==> flow/design.v <==
module finalproject(clk, rst, rows, LEDs, columns, signalout, ss1, ss2, ss3, ss4, ss5, ss6);
input [3:0] rows;  
input clk;  
input rst;  
output [9:0] LEDs;  
output [3:0] columns;  
output signalout;  
output [6:0] ss1, ss2, ss3, ss4, ss5, ss6;  
wire [31:0] countlow, counthigh;  
keypadwithtones kwt(.rows(rows), .clk(clk), .rst(rst), .LEDs(LEDs), .columns(columns), .countlow(countlow), .counthigh(counthigh));
rotatingdisplay rd(.clk(clk), .rst(rst), .ss1(ss1), .ss2(ss2), .ss3(ss3), .ss4(ss4), .ss5(ss5), .ss6(ss6));
toneprocessor tp(.clk(clk), .rst(rst), .countlow(countlow), .counthigh(counthigh), .signalout(signalout));
endmodule
module keypadwithtones(rows, clk, rst, LEDs, columns, countlow, counthigh);
input [3:0] rows; 
input clk;
input rst;
output [9:0] LEDs;
reg [9:0] LEDs;
output [3:0] columns;
reg [3:0] columns;
reg[2:0] progress, colprogress;   
reg [3:0] val1, val2;  
reg [15:0] button1, button2;  
reg [31:0] counter;  
output [31:0] countlow, counthigh;
reg [31:0] countlow, counthigh;
always @(posedge clk) begin  
if (rst) begin
LEDs = 10'b00_0000_0000;   
progress = 3'b000;  
colprogress = 3'b000;  
counter = 0;  
columns = 4'b1110;  
val1 = 4'b0000;
val2 = 4'b0000;
button1 = 16'h0000;
button2 = 16'h0000;
countlow = 1136;  
counthigh = 2272;
end else begin
case(progress) 
3'b000: begin  
case(columns)  
4'b1110: begin 
val1 = ~rows;  
button1 = val1;
columns = 4'b1101;  
end
4'b1101: begin
val1 = ~rows;  
button1 = button1 << 4;  
button1 = button1 + val1;  
columns = 4'b1011;  
end
4'b1011: begin 
val1 = ~rows;  
button1 = button1 << 4;  
button1 = button1 + val1;  
columns = 4'b0111;  
end
4'b0111: begin
val1 = ~rows;  
button1 = button1 << 4;  
button1 = button1 + val1;  
columns = 4'b1110;  
progress = 3'b001;  
end
endcase
end
3'b001: begin   
counter = counter + 1'b1;
if (counter >= 500) begin   
case(columns)  
4'b1110: begin
val2 = ~rows;
button2 = val2;
columns = 4'b1101;
end
4'b1101: begin
val2 = ~rows;
button2 = button2 << 4;
button2 = button2 + val2;
columns = 4'b1011;
end
4'b1011: begin
val2 = ~rows;
button2 = button2 << 4;
button2 = button2 + val2;
columns = 4'b0111;
end
4'b0111: begin
val2 = ~rows;
button2 = button2 << 4;
button2 = button2 + val2;
columns = 4'b1110;
counter = 0;
progress = 3'b010;
end
endcase
end
end
3'b010: begin   
if ((button1 == button2) && (button1 != 16'h0000)) begin  
case(button1)  
	16'h80: begin  
	countlow = 1136;
   counthigh = 2272;
	end
	16'h1: begin  
	LEDs = LEDs + 1'b1;
	countlow = 47755;
	counthigh = 95510;
	end
	16'h10: begin  
	LEDs = LEDs + 2'b10;
		countlow = 42565;
		counthigh = 85131;
	end
	16'h100: begin  
	LEDs = LEDs + 2'b11;
		countlow = 37921;
		counthigh = 75842;
	end
	16'h2: begin  
	LEDs = LEDs + 3'b100;
	countlow = 35803;
   counthigh = 71606;
	end
	16'h20: begin  
	LEDs = LEDs + 3'b101;
		countlow = 31888;
		counthigh = 63776;
	end
	16'h200: begin  
	LEDs = LEDs + 3'b110;
		countlow = 28409;
		counthigh = 56818;
	end
	16'h4: begin  
	LEDs = LEDs + 3'b111;
		countlow = 25390;
		counthigh = 50619;
	end
	16'h40: begin  
	LEDs = LEDs + 4'b1000;
		countlow = 23889;
		counthigh = 47778;
	end
	16'h400: begin  
	LEDs = LEDs + 4'b1001;
		countlow = 21282;
		counthigh = 42564;
	end
	16'h1000: begin  
	LEDs = LEDs + 4'b1010;
		countlow = 18960;
		counthigh = 37921;
	end
	16'h2000: begin  
	LEDs = LEDs + 4'b1011;
		countlow = 17896;
		counthigh = 35793;
	end
	16'h4000: begin  
	LEDs = LEDs + 4'b1100;
		countlow = 15943;
		counthigh = 31887;
	end
	16'h8000: begin  
	LEDs = LEDs + 4'b1101;
		countlow = 14204;
		counthigh = 28409;
	end
	16'h8: begin  
	LEDs = LEDs + 4'b1110;
		countlow = 12651;
		counthigh = 25303;
	end
	16'h800: begin  
	LEDs = LEDs + 4'b1111;
		countlow = 11944;
		counthigh = 23889;
	end
	endcase
progress = 3'b011;  
end else progress = 3'b000;  
end
3'b011: begin
counter = counter + 1'b1;
if (counter >= 5000) begin  
case(columns)  
4'b1110: begin
val2 = ~rows;
button2 = val2;
columns = 4'b1101;
end
4'b1101: begin
val2 = ~rows;
button2 = button2 << 4;
button2 = button2 + val2;
columns = 4'b1011;
end
4'b1011: begin
val2 = ~rows;
button2 = button2 << 4;
button2 = button2 + val2;
columns = 4'b0111;
end
4'b0111: begin
val2 = ~rows;
button2 = button2 << 4;
button2 = button2 + val2;
columns = 4'b1110;
counter = 0;
progress = 3'b100;
end
endcase
end
end
3'b100: begin
if (button2 == 16'h0000) begin  
progress = 3'b000;  
countlow = 1136;  
counthigh = 2272;
end else progress = 3'b011;  
end
endcase 
end
end
endmodule 
module toneprocessor(clk, rst, countlow, counthigh, signalout);
output signalout;
reg signalout;
input clk;
input rst;
input [31:0] countlow, counthigh;
reg [31:0] onesecond, mycounter;
reg [3:0] progress;
always@(posedge clk) begin
if (rst) begin
signalout=0;  
onesecond = 100000000;  
mycounter = 0;  
progress = 4'b0000;  
end else begin
case(progress)
default: begin              
			end
4'b0000: begin
	mycounter = mycounter + 1'b1;  
	if (mycounter < countlow) begin  
	signalout = 0;  
	end
	else begin
	progress = 4'b0001;  
	end
end
4'b0001: begin
	mycounter = mycounter + 1'b1;  
	if ((mycounter >= countlow) && (mycounter < counthigh)) begin 
	signalout = 1;  
	end
	else begin
	progress = 4'b0010;  
	end
end
4'b0010: begin
	mycounter = mycounter + 1'b1;  
	if (mycounter >= counthigh) begin  
	signalout = 0;  
	mycounter = 0;  
	end
	else begin
	progress = 4'b0000;  
	end
end
endcase
end
end
endmodule 
module rotatingdisplay(clk, rst, ss1, ss2, ss3, ss4, ss5, ss6);
input clk;  
input rst;
output reg [6:0] ss1, ss2, ss3, ss4, ss5, ss6;  
reg [31:0] counter;  
reg [6:0] g,e,r1,r2,i,f1,o,x,f2,a,l1,l2,two1,zero1,two2,zero2,start;  
always @(posedge clk) begin  
if (rst) begin
counter = 0;
start = 7'b0000000;
ss1 = 7'hFF;
ss2 = 7'hFF;
ss3 = 7'hFF;
ss4 = 7'hFF;
ss5 = 7'hFF;
ss6 = 7'hFF;
g = 7'b0010000;
e = 7'b0000110;
r1 = 7'b1001110;
r2 = 7'b1001110;
i = 7'b1111001;
f1 = 7'b0001110;
o = 7'b1000000;
x = 7'b0001001;
f2 = 7'b0001110;
a = 7'b0001000;
l1 = 7'b1000111;
l2 = 7'b1000111;
two1 = 7'b0100100;
zero1 = 7'b1000000;
two2 = 7'b0100100;
zero2 = 7'b1000000;
end else begin
counter = counter + 1'b1;
if (counter >= 50000) begin  
counter = 0;  
ss6 = ss5;
ss5 = ss4;
ss4 = ss3;
ss3 = ss2;
ss2 = ss1;
ss1 = g;  
start = g;
g = e;
e = r1;
r1 = r2;
r2 = i;
i = f1;
f1 = o;
o = x;
x = f2;
f2 = a;
a = l1;
l1 = l2;
l2 = two1;
two1 = zero1;
zero1 = two2;
two2 = zero2;
zero2 = start;
end
end
end
endmodule
# From RTL to reports: finalproject
# Module finalproject before and after one edit of its RTL, step after step.
# Lines under "before" count in the file above, lines under "after" in the edited file.
# "delta": "after" minus "before" as printed here. "change_rel_pct": 100 x difference / "before".
# Library cell names are shortened.
# Not given: --
dict set report inputs {
  design {finalproject}
  clock_port {clk}
  lib {sky130hd}
  corner {tt_025C_1v80}
}

# Diff
# The edit as a unified diff against the file above.
# This change comes from a script, not from a designer. The edited design behaves differently; no optimisation was intended.
# begin of diff
@@ -189,5 +189,5 @@
 3'b011: begin
 counter = counter + 1'b1;
-if (counter >= 5000) begin  
+begin  
 case(columns)  
 4'b1110: begin
# end of diff

# Elaborated design
# Yosys after proc, flatten, opt, wreduce and memory -nomap, before mapping. Memory bits, and registers merged into a memory's read port (data or address), are not among the register bits. Print and check cells are not counted.
# item before after delta change_rel_pct
set word_totals {}
lappend word_totals {input_bits 6 6 0 0.00}
lappend word_totals {elab_cells 168 163 -5 -2.98}
lappend word_totals {mem_count 0 0 0 --}
lappend word_totals {latchBits 0 0 0 --}
lappend word_totals {rom_bits 0 0 0 --}
lappend word_totals {regBits 368 368 0 0.00}
lappend word_totals {out_inout_bits 57 57 0 0.00}
lappend word_totals {ramBits 0 0 0 --}
lappend word_totals {clocked_rd_ports_x_width 0 0 0 --}
# item before after delta change_rel_pct
set op_classes {}
lappend op_classes {bitwise 1 1 0 0.00}
lappend op_classes {n_cmp 7 6 -1 -14.29}
lappend op_classes {muxes 40 36 -4 -10.00}
lappend op_classes {div_mod_pow 0 0 0 --}
lappend op_classes {shift 0 0 0 --}
lappend op_classes {n_addsub 20 20 0 0.00}
lappend op_classes {n_mul 0 0 0 --}
lappend op_classes {n_eq 41 40 -1 -2.44}
lappend op_classes {reduce_logical 25 26 1 4.00}
# operator before after delta change_rel_pct
set op_table {}
lappend op_table {{3-bit AND reduction} 3 1 -2 -66.67}
lappend op_table {{2-bit AND reduction} 1 3 2 200.00}
lappend op_table {{2-bit by 1-bit inequality test with 1-bit output (second input constant)} 10 9 -1 -10.00}
lappend op_table {{32-bit 2-to-1 mux} 8 7 -1 -12.50}
lappend op_table {{3-bit 2-to-1 mux} 5 4 -1 -20.00}
lappend op_table {{4-bit 2-to-1 mux} 5 4 -1 -20.00}
lappend op_table {{2-bit nonzero test} 4 5 1 25.00}
lappend op_table {{16-bit 2-to-1 mux} 2 1 -1 -50.00}
lappend op_table {{4-bit parallel mux with 3-bit select} 2 1 -1 -50.00}
lappend op_table {{3-bit nonzero test} 2 1 -1 -50.00}
lappend op_table {{2-bit OR reduction} 2 3 1 50.00}
lappend op_table {{32-bit by 13-bit greater-or-equal comparator with 1-bit output (second input constant)} 1 0 -1 -100.00}
lappend op_table {{6-bit AND reduction} 1 0 -1 -100.00}
lappend op_table {{4-bit parallel mux with 2-bit select} 0 1 1 --}
lappend op_table {{5-bit AND reduction} 0 1 1 --}
lappend op_table {{10-bit by 4-bit adder with 10-bit output (second input constant)} 8 8 0 0.00}
lappend op_table {{10-bit by 3-bit adder with 10-bit output (second input constant)} 4 4 0 0.00}
lappend op_table {{32-bit parallel mux with 2-bit select} 4 4 0 0.00}
lappend op_table {{32-bit by 1-bit adder with 32-bit output (second input constant)} 3 3 0 0.00}
lappend op_table {{4-bit == test (second input constant)} 3 3 0 0.00}
lappend op_table {{1-bit 2-to-1 mux} 3 3 0 0.00}
lappend op_table {{2-bit inequality test (second input constant)} 3 3 0 0.00}
lappend op_table {{16-bit parallel mux with 2-bit select} 3 3 0 0.00}
lappend op_table {{4-bit AND reduction} 3 3 0 0.00}
lappend op_table {{10-bit by 2-bit adder with 10-bit output (second input constant)} 2 2 0 0.00}
lappend op_table {{16-bit by 4-bit adder with 16-bit output} 2 2 0 0.00}
lappend op_table {{3-bit by 2-bit == test with 1-bit output (second input constant)} 2 2 0 0.00}
lappend op_table {{32-bit greater-or-equal comparator} 2 2 0 0.00}
# Not every row of either side is listed.

# Depth
# Depth = most cells in a row (Yosys ltp): at word level without a register or memory, in the mapped netlist without a sequential cell, where the memories' decode and read muxes count.
# item before after delta change_rel_pct
set depth {}
lappend depth {depth_word 5 5 0 0.00}
lappend depth {ABC_AREA 0 0 -- --}
lappend depth {ltp_mapped 17 18 1 5.88}
lappend depth {mapped_depth_nobuf 15 16 1 6.67}

# Netlist
# Yosys stat after the flow's synthesis: flattened, memories mapped to cells. It holds for the ABC_AREA given above (unset counts as 0); a run with the other value may have another netlist.
# item before after delta change_rel_pct
set mapped {}
lappend mapped {n_buf 139 146 7 5.04}
lappend mapped {yosys_area_mm2 0.0166485 0.0165421 -0.0001064 -0.64}
lappend mapped {cell_count 2016 2038 22 1.09}
lappend mapped {flip_flops 328 328 0 0.00}
lappend mapped {seqArea_mm2 0.0065663 0.0065663 0.0000000 0.00}
# cell_type before after delta change_rel_pct
set types {}
lappend types {nor2_1 234 308 74 31.62}
lappend types {nor3_1 57 131 74 129.82}
lappend types {nand3_1 146 80 -66 -45.21}
lappend types {a21oi_1 100 159 59 59.00}
lappend types {nand2_1 192 146 -46 -23.96}
lappend types {xnor2_1 66 32 -34 -51.52}
lappend types {mux2i_1 108 82 -26 -24.07}
lappend types {o21ai_0 82 59 -23 -28.05}
lappend types {clkbuf_1 99 112 13 13.13}
lappend types {o21ai_1 2 13 11 550.00}
lappend types {buf_1 11 1 -10 -90.91}
lappend types {a31o_2 12 3 -9 -75.00}
lappend types {xor2_1 46 54 8 17.39}
lappend types {buf_2 20 28 8 40.00}
lappend types {o21a_1 11 3 -8 -72.73}
lappend types {nor4_1 36 29 -7 -19.44}
lappend types {nor2b_1 13 6 -7 -53.85}
lappend types {a211oi_1 11 18 7 63.64}
# Not every row of either side is listed.
# The figures by module come from a second, unflattened synthesis with its own total; it is not the netlist above.
# item before after delta change_rel_pct
set unflattened {}
lappend unflattened {hier_cells 2144 2142 -2 -0.09}
lappend unflattened {hier_area_mm2 0.0182075 0.0181374 -0.0000701 -0.39}
# Rows give one instance, submodules left out.
# mod instances mod_seq_area_mm2 area_mm2 n_cells
set modules_before {}
lappend modules_before {rotatingdisplay 1 0.0037036 0.0075022 739}
lappend modules_before {keypadwithtones 1 0.0021421 0.0070355 908}
lappend modules_before {toneprocessor 1 0.0007207 0.0036698 497}
lappend modules_before {finalproject 1 0 0 0}
# mod instances mod_seq_area_mm2 area_mm2 n_cells
set modules_after {}
lappend modules_after {rotatingdisplay 1 0.0037036 0.007536 747}
lappend modules_after {keypadwithtones 1 0.0021421 0.0069316 898}
lappend modules_after {toneprocessor 1 0.0007207 0.0036698 497}
lappend modules_after {finalproject 1 0 0 0}

# Path before layout
# Path of least setup slack by OpenSTA after synthesis, without wires, with an ideal clock, recovery checks aside; 20% of the period is set as input and as output delay. Where synthesis merged equal registers, the netlist keeps one of their names.
# item before after delta change_rel_pct
set synth_timing {}
lappend synth_timing {path_kind {register -> register} {register -> register} -- --}
lappend synth_timing {start {register tp.mycounter[0]} {register tp.mycounter[2]} -- --}
lappend synth_timing {end {register tp.mycounter[21]} {register tp.signalout} -- --}
lappend synth_timing {delay_ns 3.640 3.714 0.074 2.03}
lappend synth_timing {slack_ns 6.359 6.286 -0.073 --}
lappend synth_timing {required_ns 9.926 9.884 -0.042 -0.42}
lappend synth_timing {period_ns 10.0 10.0 0.0 0.00}
lappend synth_timing {path_stages 17 17 0 0.00}
lappend synth_timing {arrival_ns 3.566 3.598 0.032 0.90}
lappend synth_timing {setup_time_ns 0.074 0.116 0.042 --}
lappend synth_timing {launch_ns 0.000 0.000 0.000 --}
lappend synth_timing {n_path_buf 2 1 -1 -50.00}
lappend synth_timing {synth_period_reached_ns 3.641 3.714 0.073 2.00}
# "delay_ns" = arrival - input delay + setup time.
# "path_stages" counts driving pins, that of a launching flip-flop among them; a cell with two outputs on the path counts twice.
# "synth_period_reached_ns" = period - worst setup slack (recovery checks aside). The figure is calculated, with input and output delays left at 20% of the set period.
# Between the ends stands the longest chain of elaborated cells between them, by number of cells; it is not shown to be the way that was timed. Of several equally long chains one is given.
# Each line given opens the expression or statement behind the cell; cells for indexed reads and writes are added by Yosys, which also makes memories of some case tables.
# A register here has more assigning lines than the two given.
dict set report synth_between_before {
  cell_sequence {dfxtp_1 -> ha_1 -> nand3_1 -> or3_1 -> clkbuf_1 -> nor2_1 -> xor2_1 -> ha_1 -> o21ai_0 -> a21oi_1 -> a221o_1 -> nand2_1 -> nand3_1 -> o31ai_1 -> clkbuf_1 -> nand3_1 -> a31oi_1}
  elab_chain_cells 4
  cone_cells 4
  classes_between {1 x add/sub; 1 x compare; 2 x mux}
}
# item line
set synth_rtl_before {}
lappend synth_rtl_before {{start, declared} 238} ;# reg [31:0] onesecond, mycounter;
lappend synth_rtl_before {{start, assigned} 251} ;# mycounter = mycounter + 1'b1;
lappend synth_rtl_before {{start, assigned} 260} ;# mycounter = mycounter + 1'b1;
lappend synth_rtl_before {{32-bit by 1-bit adder with 32-bit output} 269} ;# mycounter = mycounter + 1'b1;
lappend synth_rtl_before {{32-bit greater-or-equal comparator} 270} ;# if (mycounter >= counthigh) begin
lappend synth_rtl_before {{32-bit 2-to-1 mux} 270}
lappend synth_rtl_before {{32-bit parallel mux with 2-bit select} 247} ;# case(progress)
lappend synth_rtl_before {{end, assigned} 251}
lappend synth_rtl_before {{end, assigned} 260}
lappend synth_rtl_before {{end, declared} 238}
dict set report synth_between_after {
  cell_sequence {dfxtp_1 -> nand3_1 -> nor3_1 -> clkbuf_1 -> nand2_1 -> or3_1 -> xnor2_1 -> ha_1 -> a211oi_1 -> nor2_1 -> a2111oi_0 -> o32a_1 -> o41ai_1 -> or2_2 -> nand2_1 -> a2111oi_0 -> o211a_1}
  elab_chain_cells 5
  cone_cells 14
  classes_between {1 x add/sub; 4 x compare; 3 x eq/ne; 4 x mux; 2 x reduce/logical}
}
# item line
set synth_rtl_after {}
lappend synth_rtl_after {{start, declared} 238} ;# reg [31:0] onesecond, mycounter;
lappend synth_rtl_after {{start, assigned} 251} ;# mycounter = mycounter + 1'b1;
lappend synth_rtl_after {{start, assigned} 260} ;# mycounter = mycounter + 1'b1;
lappend synth_rtl_after {{32-bit by 1-bit adder with 32-bit output} 260}
lappend synth_rtl_after {{32-bit greater-or-equal comparator} 261} ;# if ((mycounter >= countlow) && (mycounter < counthigh)) begin
lappend synth_rtl_after {{1-bit logical AND} 261}
lappend synth_rtl_after {{1-bit 2-to-1 mux} 261}
lappend synth_rtl_after {{1-bit parallel mux with 3-bit select} 247} ;# case(progress)
lappend synth_rtl_after {{end, assigned} 242} ;# signalout=0;
lappend synth_rtl_after {{end, assigned} 253} ;# signalout = 0;
lappend synth_rtl_after {{end, declared} 233} ;# output signalout;

# Timing after layout
# From the final timing report of each run of set A: the path of least setup slack in the routed layout; clock arrival at registers is part of the times.
# item before after delta change_rel_pct
set layout_timing {}
lappend layout_timing {path_kind {register -> register} {register -> register} -- --}
lappend layout_timing {start {register rd.counter[0]} {register tp.mycounter[0]} -- --}
lappend layout_timing {end {register rd.zero1[3]} {register tp.mycounter[31]} -- --}
lappend layout_timing {slack_ns 5.62 4.97 -0.65 --}
lappend layout_timing {arrival_ns 4.85 5.49 0.64 13.20}
lappend layout_timing {path_stages 12 16 4 33.33}
lappend layout_timing {setup_time_ns 0.07 0.09 0.02 --}
lappend layout_timing {n_path_buf 2 1 -1 -50.00}
lappend layout_timing {period_ns 10.0 10.0 0.0 0.00}
lappend layout_timing {launch_ns 0.56 0.54 -0.02 -3.57}
lappend layout_timing {required_ns 10.47 10.45 -0.02 -0.19}
# Between the ends stands the longest chain of elaborated cells between them, by number of cells; it is not shown to be the way that was timed. Of several equally long chains one is given.
# A register here has more assigning lines than the two given.
dict set report layout_between_before {
  cell_sequence {dfxtp_1 -> ha_1 -> nand4_1 -> nor3_1 -> nand3_1 -> o22a_1 -> o22ai_1 -> o21ai_4 -> buf_4 -> nor2_4 -> buf_4 -> mux2i_1}
  elab_chain_cells 2
  cone_cells 2
  cone_lines 2
  classes_between {1 x add/sub; 1 x compare}
}
# item line
set layout_rtl_before {}
lappend layout_rtl_before {{start, declared} 286} ;# reg [31:0] counter;
lappend layout_rtl_before {{start, assigned} 290} ;# counter = 0;
lappend layout_rtl_before {{start, assigned} 315} ;# counter = counter + 1'b1;
lappend layout_rtl_before {{32-bit by 1-bit adder with 32-bit output} 315}
lappend layout_rtl_before {{32-bit by 16-bit greater-or-equal comparator with 1-bit output} 316} ;# if (counter >= 50000) begin
lappend layout_rtl_before {{end, assigned} 311} ;# zero1 = 7'b1000000;
lappend layout_rtl_before {{end, assigned} 338} ;# zero1 = two2;
lappend layout_rtl_before {{end, declared} 287} ;# reg [6:0] g,e,r1,r2,i,f1,o,x,f2,a,l1,l2,two1,zero1,two2,zero2,start;
dict set report layout_between_after {
  cell_sequence {dfxtp_1 -> nand3_1 -> nor3_1 -> buf_4 -> nand2_1 -> or3_1 -> xnor2_1 -> ha_1 -> a211oi_1 -> nor2_1 -> a2111oi_0 -> o32a_1 -> o41ai_1 -> o21ai_1 -> nand2_1 -> a21oi_1}
  elab_chain_cells 4
  cone_cells 4
  classes_between {1 x add/sub; 1 x compare; 2 x mux}
}
# item line
set layout_rtl_after {}
lappend layout_rtl_after {{start, declared} 238} ;# reg [31:0] onesecond, mycounter;
lappend layout_rtl_after {{start, assigned} 251} ;# mycounter = mycounter + 1'b1;
lappend layout_rtl_after {{start, assigned} 260} ;# mycounter = mycounter + 1'b1;
lappend layout_rtl_after {{32-bit by 1-bit adder with 32-bit output} 269} ;# mycounter = mycounter + 1'b1;
lappend layout_rtl_after {{32-bit greater-or-equal comparator} 270} ;# if (mycounter >= counthigh) begin
lappend layout_rtl_after {{32-bit 2-to-1 mux} 270}
lappend layout_rtl_after {{32-bit parallel mux with 2-bit select} 247} ;# case(progress)
lappend layout_rtl_after {{end, assigned} 251}
lappend layout_rtl_after {{end, assigned} 260}
lappend layout_rtl_after {{end, declared} 238}

# Measured runs
# Both versions went through the flow (Yosys, OpenROAD) with the same settings in each pair. Constraints: input delay and output delay 20% of the set period each, output load 0.01 pF.
dict set report settings_set_A {
  CORE_UTILIZATION 40
  period_ns 10.0
  CAP_MARGIN 20
  CORE_MARGIN 2
  SLEW_MARGIN 20
}
# item before after delta change_rel_pct
set measured_set_A {}
lappend measured_set_A {die_area_mm2 0.0432682 0.0429982 -0.0002700 -0.62}
lappend measured_set_A {yosys_chip_area_mm2 0.0166485 0.0165421 -0.0001064 -0.64}
lappend measured_set_A {layout_stdcell_area_mm2 0.0188118 0.0186892 -0.0001226 -0.65}
lappend measured_set_A {util_frac 0.46 0.458 -0.002 --}
lappend measured_set_A {achievedPeriod_ns 4.377 5.033 0.656 14.99}
lappend measured_set_A {power_total_w 0.003221 0.003386 0.000165 5.12}
lappend measured_set_A {worstSetupSlack_ns 5.623 4.967 -0.656 --}
lappend measured_set_A {fin_tns_ns 0.000 0.000 0.000 --}
lappend measured_set_A {ws_hold_ns 0.451 0.455 0.004 --}
dict set report settings_set_B {
  CAP_MARGIN 0
  CELL_PAD_IN_SITES_GLOBAL_PLACEMENT 2
  CORE_UTILIZATION 38
  CTS_CLUSTER_DIAMETER 73
  MAX_ROUTING_LAYER {met4}
  MIN_ROUTING_LAYER {met1}
  PLACE_DENSITY_LB_ADDON 0.28
  period_ns 3.08
  CORE_MARGIN 2
  SLEW_MARGIN 20
}
# item before after delta change_rel_pct
set measured_set_B {}
lappend measured_set_B {die_area_mm2 0.0455012 0.0452158 -0.0002854 -0.63}
lappend measured_set_B {yosys_chip_area_mm2 0.0166485 0.0165421 -0.0001064 -0.64}
lappend measured_set_B {layout_stdcell_area_mm2 0.0220799 0.0223152 0.0002353 1.07}
lappend measured_set_B {util_frac 0.511 0.519 0.008 --}
lappend measured_set_B {achievedPeriod_ns 3.227 3.229 0.002 0.06}
lappend measured_set_B {power_total_w 0.011279 0.012268 0.000989 8.77}
lappend measured_set_B {worstSetupSlack_ns -0.147 -0.149 -0.002 --}
lappend measured_set_B {fin_tns_ns -3.246 -3.359 -0.113 --}
lappend measured_set_B {ws_hold_ns 0.456 0.351 -0.105 --}
# "achievedPeriod_ns": clock period set for the run, less the worst setup slack. It is reckoned from that one timing run; input and output delays stay at 20% of the period that was set.
# "power_total_w" rests on the timing tool's default activity at the inputs, not on a simulated workload.
